==> flow/design.v <==
module    Prgm_Counter(clk, reset, PCsrc, address, PCreg);
input                 PCsrc, clk, reset;
input         [8 : 0] address;
output    reg [7 : 0] PCreg;
wire          [7 : 0] temp;
assign    temp = PCreg + 1;
always@(posedge clk, negedge reset)
begin
    if (reset == 0) begin
        PCreg = 0;
	end
    else begin
        if (PCsrc == 1)
            PCreg = temp + address;
        else
            PCreg = temp;
    end
end
endmodule
module ALU (ALUselect, ALUin1, ALUin2, ALUout);
    input		[3  : 0]	ALUselect;
    input		[15 : 0]	ALUin1, ALUin2;
    output	reg	[15 : 0]	ALUout;
    always@(*) 
    begin 
		if  (ALUselect == 0 || ALUselect == 5 || ALUselect == 7 || ALUselect == 8)
			ALUout = ALUin1 + ALUin2;
		else if (ALUselect == 1) 
			ALUout = ALUin1 << ALUin2;
		else if  (ALUselect == 2) 
			ALUout = ALUin1 >> ALUin2;
		else if (ALUselect == 3)
			ALUout = ALUin1 | ALUin2;
		else  if (ALUselect == 4)
			ALUout = ALUin1 & ALUin2;
		else if (ALUselect == 6)
			ALUout = ALUin2;
		else
			ALUout = 0;
    end
endmodule
module Control_Unit(clk, reset, inst_in, opCode, dst, src1, src2, shamt, iconst, jconst, regWrite, memWrite, PCsrc, memtoReg, ALUsrc);
input					clk, reset;
input		[15 : 0]	inst_in;
output		[3  : 0]	opCode;
output		[5  : 0]	iconst; 
output		[8  : 0]	jconst;
output		[2  : 0]	dst, src1, src2, shamt;
output	reg				regWrite, memWrite, PCsrc, memtoReg;  
output	reg	[1  : 0]	ALUsrc;  
assign	opCode	=	inst_in	[3  :  0];
assign	dst		=	inst_in	[6  :  4];
assign	src1	=	inst_in	[9  :  7];
assign	src2	=	inst_in	[12 : 10];
assign	shamt	=	inst_in	[15 : 13];
assign	iconst	=	inst_in	[15 : 10];
assign	jconst	=	inst_in	[12 :  4];
always@(*) begin
    if (reset == 0) begin
        regWrite	= 0;
        memWrite	= 0;
        PCsrc		= 0;
        memtoReg	= 0;
		ALUsrc		= 0;
    end  
    else begin  
        if (opCode < 4'b 1000)
            regWrite = 1'b 1;
        else
            regWrite = 1'b 0;
        if (opCode == 4'b 1000)
            memWrite = 1'b 1;
        else
            memWrite = 1'b 0;
        if (opCode == 4'b 1001)
            PCsrc = 1'b 1;
        else
            PCsrc = 1'b 0;
        if (opCode == 4'b 0111)
            memtoReg = 1'b 1;
        else
            memtoReg = 1'b 0;   
		if (opCode == 4'b 0101 || opCode == 4'b 0110 || opCode == 4'b 0111 || opCode == 4'b 1000)
			ALUsrc = 2'b 01;
		else if (opCode == 4'b 0001 || opCode == 4'b 0010)
			ALUsrc = 2'b 10;
		else
			ALUsrc = 2'b 00;
    end  
end
endmodule
module DataPath (clk, reset, ALUselect, dst, src1, src2, shamt, iconst, regWrite, memtoReg, memWrite, ALUsrc, reg0, reg1, reg2, reg3, reg4, reg5, reg6, reg7, dataMemValue0, dataMemValue1, dataMemValue2, dataMemValue3, dataMemValue4, dataMemValue5, dataMemValue6, dataMemValue7, ALUout, ALUin1, ALUin2, regDataIn);
output		[15 : 0]	reg0, reg1, reg2, reg3, reg4, reg5, reg6, reg7, dataMemValue0, dataMemValue1, dataMemValue2, dataMemValue3, dataMemValue4, dataMemValue5, dataMemValue6, dataMemValue7, ALUout, ALUin1;
output reg	[15 : 0]	ALUin2;
output reg	[15 : 0]	regDataIn;
input					clk, reset, regWrite, memtoReg, memWrite;
input		[1  : 0]	ALUsrc;
input		[2  : 0]	dst, src1, src2, shamt;
input  		[3  : 0]	ALUselect;
input		[5  : 0]	iconst;
reg			[127 : 0]	regFile;
reg			[511 : 0]	dataMem;
localparam	[511 : 0]	DMEM_RESET = {
	{19{16'd0}},
	16'b 0100, 16'b 0011, 16'b 0010, 16'b 0001, 16'b 0101,	 
	16'b 0101, 16'b 1100, 16'b 1000, 16'b 0011,				 
	16'b 0110, 16'b 0001, 16'b 0010, 16'b 0100				 
};
wire		[15 : 0]	nextData;
wire		[15 : 0]	memReadData;
wire		[15 : 0]	dstData;
wire					memInRange;
assign ALUin1	=	regFile[16*src1 +: 16];
assign dstData	=	regFile[16*dst +: 16];
ALU		DP1	(ALUselect, ALUin1, ALUin2, ALUout);
assign	  reg0 = regFile[  0 +: 16];
assign	  reg1 = regFile[ 16 +: 16];
assign    reg2 = regFile[ 32 +: 16];
assign    reg3 = regFile[ 48 +: 16];
assign    reg4 = regFile[ 64 +: 16];
assign    reg5 = regFile[ 80 +: 16];
assign    reg6 = regFile[ 96 +: 16];
assign    reg7 = regFile[112 +: 16];
assign	  dataMemValue0  = dataMem[  0 +: 16];
assign	  dataMemValue1  = dataMem[ 16 +: 16];
assign    dataMemValue2  = dataMem[ 32 +: 16];
assign    dataMemValue3  = dataMem[ 48 +: 16];
assign    dataMemValue4  = dataMem[ 64 +: 16];
assign    dataMemValue5  = dataMem[ 80 +: 16];
assign    dataMemValue6  = dataMem[ 96 +: 16];
assign    dataMemValue7  = dataMem[112 +: 16];
assign memInRange	=	(ALUout[15 : 5] == 11'd0);
assign memReadData	=	memInRange ? dataMem[16*ALUout[4 : 0] +: 16] : 16'd0;
assign nextData		=	(memtoReg == 1) ? memReadData : ALUout;
always@(posedge clk, negedge reset)
begin
	if (reset == 0) begin
		regFile	<=	128'd0;
		dataMem	<=	DMEM_RESET;
	end  
	else begin
		if (regWrite == 1)
			regFile[16*dst +: 16]			<=	nextData;
		if (memWrite == 1 && memInRange)
			dataMem[16*ALUout[4 : 0] +: 16]	<=	dstData;
	end  
end  
always@(posedge clk)
begin
	if (reset == 1)
		regDataIn	<=	nextData;
end
always@(*)
begin
	if (ALUsrc == 0)
		ALUin2	=	regFile[16*src2 +: 16];
	else if (ALUsrc == 1)
		ALUin2 = {10'd0, iconst};
	else if (ALUsrc == 2)
		ALUin2 = {13'd0, shamt};
	else
		ALUin2 = 16'd0;
end
endmodule
module	CPU(clk, reset, instr, pc, reg0, reg1, reg2, reg3, reg4, reg5, reg6, reg7, dataMemValue0, dataMemValue1, dataMemValue2, dataMemValue3, dataMemValue4, dataMemValue5, dataMemValue6, dataMemValue7, ALUout, ALUin1, ALUin2, regDataIn);
output	[15 : 0]	reg0, reg1, reg2, reg3, reg4, reg5, reg6, reg7, dataMemValue0, dataMemValue1, dataMemValue2, dataMemValue3, dataMemValue4, dataMemValue5, dataMemValue6, dataMemValue7, ALUout, ALUin1, ALUin2, regDataIn;
input				clk, reset;
input	[15 : 0]	instr;
output	[7  : 0]	pc;
wire	[7  : 0]	prgm_cntr;
wire 				PCsrc, regWrite, memWrite, memtoReg;
wire	[1  : 0]	ALUsrc;
wire 	[3  : 0]	opCode;
wire	[2	: 0]	dst, src1, src2, shamt;
wire	[5  : 0]	iconst;
wire	[8  : 0]	jconst;
assign pc		=	prgm_cntr;
Prgm_Counter	C1	(clk, reset, PCsrc, jconst, prgm_cntr);
Control_Unit	C2	(clk, reset, instr, opCode, dst, src1, src2, shamt, iconst, jconst, regWrite, memWrite, PCsrc, memtoReg, ALUsrc);
DataPath		C3	(clk, reset, opCode, dst, src1, src2, shamt, iconst, regWrite, memtoReg, memWrite, ALUsrc, reg0, reg1, reg2, reg3, reg4, reg5, reg6, reg7, dataMemValue0, dataMemValue1, dataMemValue2, dataMemValue3, dataMemValue4, dataMemValue5, dataMemValue6, dataMemValue7, ALUout, ALUin1, ALUin2, regDataIn);
endmodule
; ---- Step by step through the tools: CPU
; Each step is given for the RTL above and for the edited RTL.
; Lines under "orig" count in the file above, lines under "edited" in the edited file.
; "diff" is "edited" less "orig", of the values as shown; "rel_change_pct" is that difference over "orig", in percent.
; Operators carry their Yosys type and port widths (W data, S select, Z words).
; Library cell names are shortened.
; The mark n/a stands for no value.
[inputs]
top_module = CPU
clock_port = clk
library = sky130hd
pvt_corner = tt_025C_1v80

; ---- Edit of the RTL
; Unified diff, file above to edited file.
; The edit is scripted: it alters the design's behaviour and was not made to optimise anything.
; begin of diff
@@ -12,5 +12,5 @@
     else begin
         if (PCsrc == 1)
-            PCreg = temp + address;
+            PCreg = temp | address;
         else
             PCreg = temp;
; end of diff

; ---- Word-level counts
; Yosys after proc, flatten, opt, wreduce and memory -nomap, before mapping. Enables and synchronous resets that opt folds into registers are not counted as muxes. Memory bits, and registers merged into a memory's read port (data or address), are not among the register bits. Print and check cells are not counted. Equal cells are merged and count once.
[op_classes]
columns = item, orig, edited, diff, rel_change_pct
row1 = add_sub_neg, 5, 4, -1, -20.00
row2 = n_cmp, 1, 1, 0, 0.00
row3 = n_eq, 11, 11, 0, 0.00
row4 = shift, 10, 10, 0, 0.00
row5 = muxes, 23, 23, 0, 0.00
row6 = n_logic, 8, 9, 1, 12.50
row7 = reduce_and_logical, 11, 11, 0, 0.00
[op_table]
columns = op, orig, edited, diff, rel_change_pct
row1 = $add A8 B8 Y8, 1, 0, -1, -100.00
row2 = $or A8 B8 Y8, 0, 1, 1, n/a
; Unchanged operator kinds not shown: 38.
[word_totals]
columns = item, orig, edited, diff, rel_change_pct
row1 = ff_bits, 664, 664, 0, 0.00
row2 = input_bits, 18, 18, 0, 0.00
row3 = out_inout_bits, 328, 328, 0, 0.00
row4 = wordCells, 73, 73, 0, 0.00

; ---- Longest topological paths
; Longest topological path by Yosys (ltp), each cell counted once; first at word level (registers and memories cut), then after technology mapping (sequential cells cut; the memories' decode and read muxes count).
[depth]
columns = item, orig, edited, diff, rel_change_pct
row1 = ltp_word, 21, 21, 0, 0.00
row2 = abc_area, 0, 0, n/a, n/a
row3 = depth_mapped, 32, 31, -1, -3.12
row4 = depth_no_buf, 23, 20, -3, -13.04

; ---- Mapped cells and area
; The flow's flattened synthesis, as Yosys stat reports it; memories are mapped. The netlist is that of the ABC_AREA named above (0 if unset); the other value can give another one.
[synth_totals]
columns = item, orig, edited, diff, rel_change_pct
row1 = cells, 3662, 3732, 70, 1.91
row2 = area_um2, 38538.2, 37282.0, -1256.2, -3.26
row3 = sequential_area_um2, 16719.8, 16719.8, 0.0, 0.00
row4 = ffs, 664, 664, 0, 0.00
[by_type]
columns = cell, orig, edited, diff, rel_change_pct
row1 = mux2_1, 258, 5, -253, -98.06
row2 = o21ai_0, 118, 353, 235, 199.15
row3 = mux2_2, 291, 182, -109, -37.46
row4 = a22o_1, 18, 126, 108, 600.00
row5 = nand2_1, 591, 670, 79, 13.37
row6 = o2bb2ai_1, 1, 69, 68, 6800.00
row7 = o21ai_1, 74, 8, -66, -89.19
row8 = buf_4, 175, 146, -29, -16.57
row9 = and3_1, 53, 25, -28, -52.83
row10 = clkbuf_1, 133, 156, 23, 17.29
row11 = buf_1, 10, 33, 23, 230.00
row12 = nor3_1, 39, 60, 21, 53.85
row13 = mux2_4, 1, 20, 19, 1900.00
row14 = o22ai_1, 56, 38, -18, -32.14
row15 = a31oi_1, 46, 30, -16, -34.78
row16 = o211ai_1, 10, 26, 16, 160.00
row17 = a221oi_1, 13, 28, 15, 115.38
row18 = inv_1, 51, 37, -14, -27.45
; Unchanged cell types not shown: 13.
; Not every row of either side is listed.
; By module: a second synthesis without flattening, with its own total; a netlist apart from the flattened one above.
[unflattened]
columns = item, orig, edited, diff, rel_change_pct
row1 = hier_cells, 3021, 3003, -18, -0.60
row2 = area_unflattened_um2, 38908.6, 38389.3, -519.3, -1.33
; Rows give one instance, submodules left out.
[by_module_orig]
columns = module, instances, cells, mod_area_um2, mod_seq_area_um2
row1 = DataPath, 1, 2496, 34687.0, 16519.6
row2 = ALU, 1, 403, 3158.0, 0.0
row3 = Prgm_Counter, 1, 78, 745.7, 200.2
row4 = Control_Unit, 1, 44, 317.8, 0.0
row5 = CPU, 1, 0, 0.0, 0.0
[by_module_edited]
columns = module, instances, cells, mod_area_um2, mod_seq_area_um2
row1 = DataPath, 1, 2496, 34687.0, 16519.6
row2 = ALU, 1, 425, 3010.4, 0.0
row3 = Prgm_Counter, 1, 38, 374.1, 200.2
row4 = Control_Unit, 1, 44, 317.8, 0.0
row5 = CPU, 1, 0, 0.0, 0.0

; ---- Path before layout
; Path of least setup slack by OpenSTA after synthesis, without wires, with an ideal clock, recovery checks aside; 20% of the period is set as input and as output delay. Where synthesis merged equal registers, the netlist keeps one of their names.
[synth_timing]
columns = item, orig, edited, diff, rel_change_pct
row1 = kind, in2reg, in2reg, n/a, n/a
row2 = from, input port instr[9], input port instr[10], n/a, n/a
row3 = to, register C3.dataMem[454], register C3.dataMem[390], n/a, n/a
row4 = tclk_ns, 7.0, 7.0, 0.0, 0.00
row5 = t_first_pin_ns, 1.400, 1.400, 0.000, 0.00
row6 = t_arrival_ns, 7.130, 7.381, 0.251, 3.52
row7 = setup_slack_ns, -0.258, -0.509, -0.251, n/a
row8 = delay_ns, 5.858, 6.109, 0.251, 4.28
row9 = path_stages, 25, 28, 3, 12.00
row10 = path_buffers, 7, 11, 4, 57.14
row11 = period_less_setup_slack_ns, 7.258, 7.509, 0.251, 3.46
; "delay_ns" is the arrival time less input delay plus setup time.
; "path_stages" counts driving pins, that of a launching flip-flop among them; a cell with two outputs on the path counts twice.
; "period_less_setup_slack_ns" = period - worst setup slack (recovery checks aside). The figure is calculated, with input and output delays left at 20% of the set period.
; Between the ends stands the longest chain of elaborated cells between them, by number of cells; it is not shown to be the way that was timed. Of several equally long chains one is given.
; A line is the first line of the expression or statement that the cell stems from. Yosys adds cells for indexed reads and writes and turns some case tables into memories.
; Where a signal picks the word or bit written, the line may be left out of the assigning lines.
[synth_via_orig]
path_cell_list = clkbuf_1 buf_4 buf_2 mux4_2 mux2i_1 inv_1 ha_1 fa_1 nand2_1 o21ai_0 o21ai_1 a21oi_4 inv_2 buf_2 buf_1 buf_1 ha_1 and3_1 ha_1 nor2_2 o21ai_1 nor3b_1 nand2_2 buf_2 mux2_1
elab_chain_cells = 12
cone_cells = 19
cone_lines = 14
classes_between = add/sub: 2; shift: 5; mux: 5; logic: 5; reduce/logical: 2
[synth_lines_orig]
columns = item, line_no
row1 = start: declaration, 168  ; input [15 : 0] instr;
row2 = $shiftx A128 B8 Y16, 113  ; assign ALUin1 = regFile[16*src1 +: 16];
row3 = $and A16 B16 Y16, 35  ; ALUout = ALUin1 & ALUin2;
row4 = $mux W16, 34  ; else if (ALUselect == 4)
row5 = $mux W16, 32  ; else if (ALUselect == 3)
row6 = $mux W16, 30  ; else if (ALUselect == 2)
row7 = $mux W16, 28  ; else if (ALUselect == 1)
row8 = $mux W16, 26  ; if (ALUselect == 0 || ALUselect == 5 || ALUselect == 7 || ALUselect == 8)
row9 = $neg A9 Y33, 145  ; dataMem[16*ALUout[4 : 0] +: 16] <= dstData;
row10 = $shift A16 B33 Y512, 145
row11 = $not A512 Y512, 145
row12 = $and A512 B512 Y512, 145
row13 = $or A512 B512 Y512, 145
row14 = end: assignment, 139  ; dataMem <= DMEM_RESET;
row15 = end: declaration, 102  ; reg [511 : 0] dataMem;
; Nets of the timed path that keep an RTL name, with a line that drives or declares them; the list need not be complete.
[synth_nets_orig]
columns = signal, line_no
row1 = ALUin1[0], 113
[synth_via_edited]
path_cell_list = buf_4 buf_6 buf_6 buf_6 mux2i_1 o22ai_1 a211oi_1 nor2_1 buf_2 buf_2 ha_1 fa_1 a22oi_1 a21oi_4 inv_2 buf_2 buf_1 clkbuf_1 ha_1 clkbuf_1 inv_1 nor3_1 ha_1 nor4b_2 and2_1 nand3_2 buf_2 mux2_1
elab_chain_cells = 13
cone_cells = 22
cone_lines = 17
classes_between = add/sub: 2; shift: 5; mux: 8; logic: 5; reduce/logical: 2
[synth_lines_edited]
columns = item, line_no
row1 = start: declaration, 168  ; input [15 : 0] instr;
row2 = $shiftx A128 B8 Y16, 156  ; ALUin2 = regFile[16*src2 +: 16];
row3 = $mux W16, 155  ; if (ALUsrc == 0)
row4 = $mux W16, 36  ; else if (ALUselect == 6)
row5 = $mux W16, 34  ; else if (ALUselect == 4)
row6 = $mux W16, 32  ; else if (ALUselect == 3)
row7 = $mux W16, 30  ; else if (ALUselect == 2)
row8 = $mux W16, 28  ; else if (ALUselect == 1)
row9 = $mux W16, 26  ; if (ALUselect == 0 || ALUselect == 5 || ALUselect == 7 || ALUselect == 8)
row10 = $neg A9 Y33, 145  ; dataMem[16*ALUout[4 : 0] +: 16] <= dstData;
row11 = $shift A16 B33 Y512, 145
row12 = $not A512 Y512, 145
row13 = $and A512 B512 Y512, 145
row14 = $or A512 B512 Y512, 145
row15 = end: assignment, 139  ; dataMem <= DMEM_RESET;
row16 = end: declaration, 102  ; reg [511 : 0] dataMem;
[synth_nets_edited]
columns = signal, line_no
row1 = ALUin2[0], 155

; ---- Timing after layout
; From the final timing report of the runs of set A: the path of least setup slack in the routed layout; clock arrival at registers is part of the times.
[layout_timing]
columns = item, orig, edited, diff, rel_change_pct
row1 = kind, in2out, in2out, n/a, n/a
row2 = from, input port instr[7], input port instr[10], n/a, n/a
row3 = to, output port ALUout[8], output port ALUout[10], n/a, n/a
row4 = tclk_ns, 6.8, 6.8, 0.0, 0.00
row5 = out_delay_ns, 1.36, 1.36, 0.00, 0.00
row6 = t_first_pin_ns, 1.36, 1.36, 0.00, 0.00
row7 = t_arrival_ns, 5.37, 5.18, -0.19, -3.54
row8 = setup_slack_ns, 0.07, 0.26, 0.19, n/a
row9 = path_stages, 16, 17, 1, 6.25
row10 = path_buffers, 8, 4, -4, -50.00
; Between the ends stands the longest chain of elaborated cells between them, by number of cells; it is not shown to be the way that was timed. Of several equally long chains one is given.
[layout_via_orig]
path_cell_list = clkdlybuf4s50_1 buf_4 buf_4 mux2_2 inv_1 a211oi_1 nand2_1 buf_4 and4_1 nor4_1 buf_4 buf_4 a21boi_1 o21ai_2 buf_4 clkdlybuf4s50_1
elab_chain_cells = 7
cone_cells = 11
cone_lines = 11
classes_between = add/sub: 1; shift: 3; mux: 5; logic: 2
[layout_lines_orig]
columns = item, line_no
row1 = start: declaration, 168  ; input [15 : 0] instr;
row2 = $shiftx A128 B8 Y16, 113  ; assign ALUin1 = regFile[16*src1 +: 16];
row3 = $and A16 B16 Y16, 35  ; ALUout = ALUin1 & ALUin2;
row4 = $mux W16, 34  ; else if (ALUselect == 4)
row5 = $mux W16, 32  ; else if (ALUselect == 3)
row6 = $mux W16, 30  ; else if (ALUselect == 2)
row7 = $mux W16, 28  ; else if (ALUselect == 1)
row8 = $mux W16, 26  ; if (ALUselect == 0 || ALUselect == 5 || ALUselect == 7 || ALUselect == 8)
row9 = end: declaration, 166  ; output [15 : 0] reg0, reg1, reg2, reg3, reg4, reg5, reg6, reg7, dataMemValue0, dataMemValue1, dataMemValue2, d ...
[layout_via_edited]
path_cell_list = buf_2 mux2i_1 o22ai_1 a211oi_2 nor2_2 ha_4 fa_2 a21oi_2 o21ai_2 o22a_1 a221o_1 buf_4 xor2_2 nor2_2 o211ai_1 buf_6 buf_12
elab_chain_cells = 8
cone_cells = 14
cone_lines = 14
classes_between = add/sub: 1; shift: 3; mux: 8; logic: 2
[layout_lines_edited]
columns = item, line_no
row1 = start: declaration, 168  ; input [15 : 0] instr;
row2 = $shiftx A128 B8 Y16, 156  ; ALUin2 = regFile[16*src2 +: 16];
row3 = $mux W16, 155  ; if (ALUsrc == 0)
row4 = $mux W16, 36  ; else if (ALUselect == 6)
row5 = $mux W16, 34  ; else if (ALUselect == 4)
row6 = $mux W16, 32  ; else if (ALUselect == 3)
row7 = $mux W16, 30  ; else if (ALUselect == 2)
row8 = $mux W16, 28  ; else if (ALUselect == 1)
row9 = $mux W16, 26  ; if (ALUselect == 0 || ALUselect == 5 || ALUselect == 7 || ALUselect == 8)
row10 = end: declaration, 166  ; output [15 : 0] reg0, reg1, reg2, reg3, reg4, reg5, reg6, reg7, dataMemValue0, dataMemValue1, dataMemValue2, d ...

; ---- Measured runs
; Both versions went through the flow (Yosys, OpenROAD) with the same settings in each pair. Constraints: input delay and output delay 20% of the set period each, output load 0.01 pF.
[settings_set_A]
SETUP_SLACK_MARGIN = 0.2
period_ns = 6.8
CAP_MARGIN = 20
CORE_MARGIN = 2
CORE_UTILIZATION = 40
SLEW_MARGIN = 20
[measured_set_A]
columns = item, orig, edited, diff, rel_change_pct
row1 = post_synth_area_um2, 38538.2, 37282.0, -1256.2, -3.26
row2 = design.die.area_um2, 98844.2, 95663.4, -3180.8, -3.22
row3 = finish.stdcell_area_um2, 50081.8, 49012.0, -1069.8, -2.14
row4 = fin_util_frac, 0.526, 0.532, 0.006, n/a
row5 = timing.setup.ws_ns, 0.069, 0.264, 0.195, n/a
row6 = final_setup_tns_ns, 0.000, 0.000, 0.000, n/a
row7 = ws_hold_ns, 0.485, 0.476, -0.009, n/a
row8 = final_power_mw, 12.342, 11.851, -0.491, -3.98
row9 = achieved_period_ns, 6.731, 6.536, -0.195, -2.90
[settings_set_B]
CAP_MARGIN = 10
CELL_PAD_IN_SITES_DETAIL_PLACEMENT = 1
CELL_PAD_IN_SITES_GLOBAL_PLACEMENT = 1
CORE_UTILIZATION = 31
GPL_TIMING_DRIVEN = 1
MAX_ROUTING_LAYER = met4
PLACE_DENSITY_LB_ADDON = 0.18
period_ns = 4.1
CORE_MARGIN = 2
SLEW_MARGIN = 20
[measured_set_B]
columns = item, orig, edited, diff, rel_change_pct
row1 = post_synth_area_um2, 38538.2, 37282.0, -1256.2, -3.26
row2 = design.die.area_um2, 127153.0, 123054.0, -4099.0, -3.22
row3 = finish.stdcell_area_um2, 55144.1, 57084.7, 1940.6, 3.52
row4 = fin_util_frac, 0.447, 0.477, 0.030, n/a
row5 = timing.setup.ws_ns, -1.560, -1.549, 0.011, n/a
row6 = final_setup_tns_ns, -948.446, -927.758, 20.688, n/a
row7 = final_power_mw, 22.094, 21.504, -0.590, -2.67
row8 = achieved_period_ns, 5.660, 5.649, -0.011, -0.19
; "achieved_period_ns" = clock period - worst setup slack. The figure is calculated, with input and output delays left at 20% of the set period.
; By "final_power_mw" is meant OpenSTA's value without simulated activity: inputs other than the clock are taken to toggle once in ten clock periods, and the tool carries that through the logic.
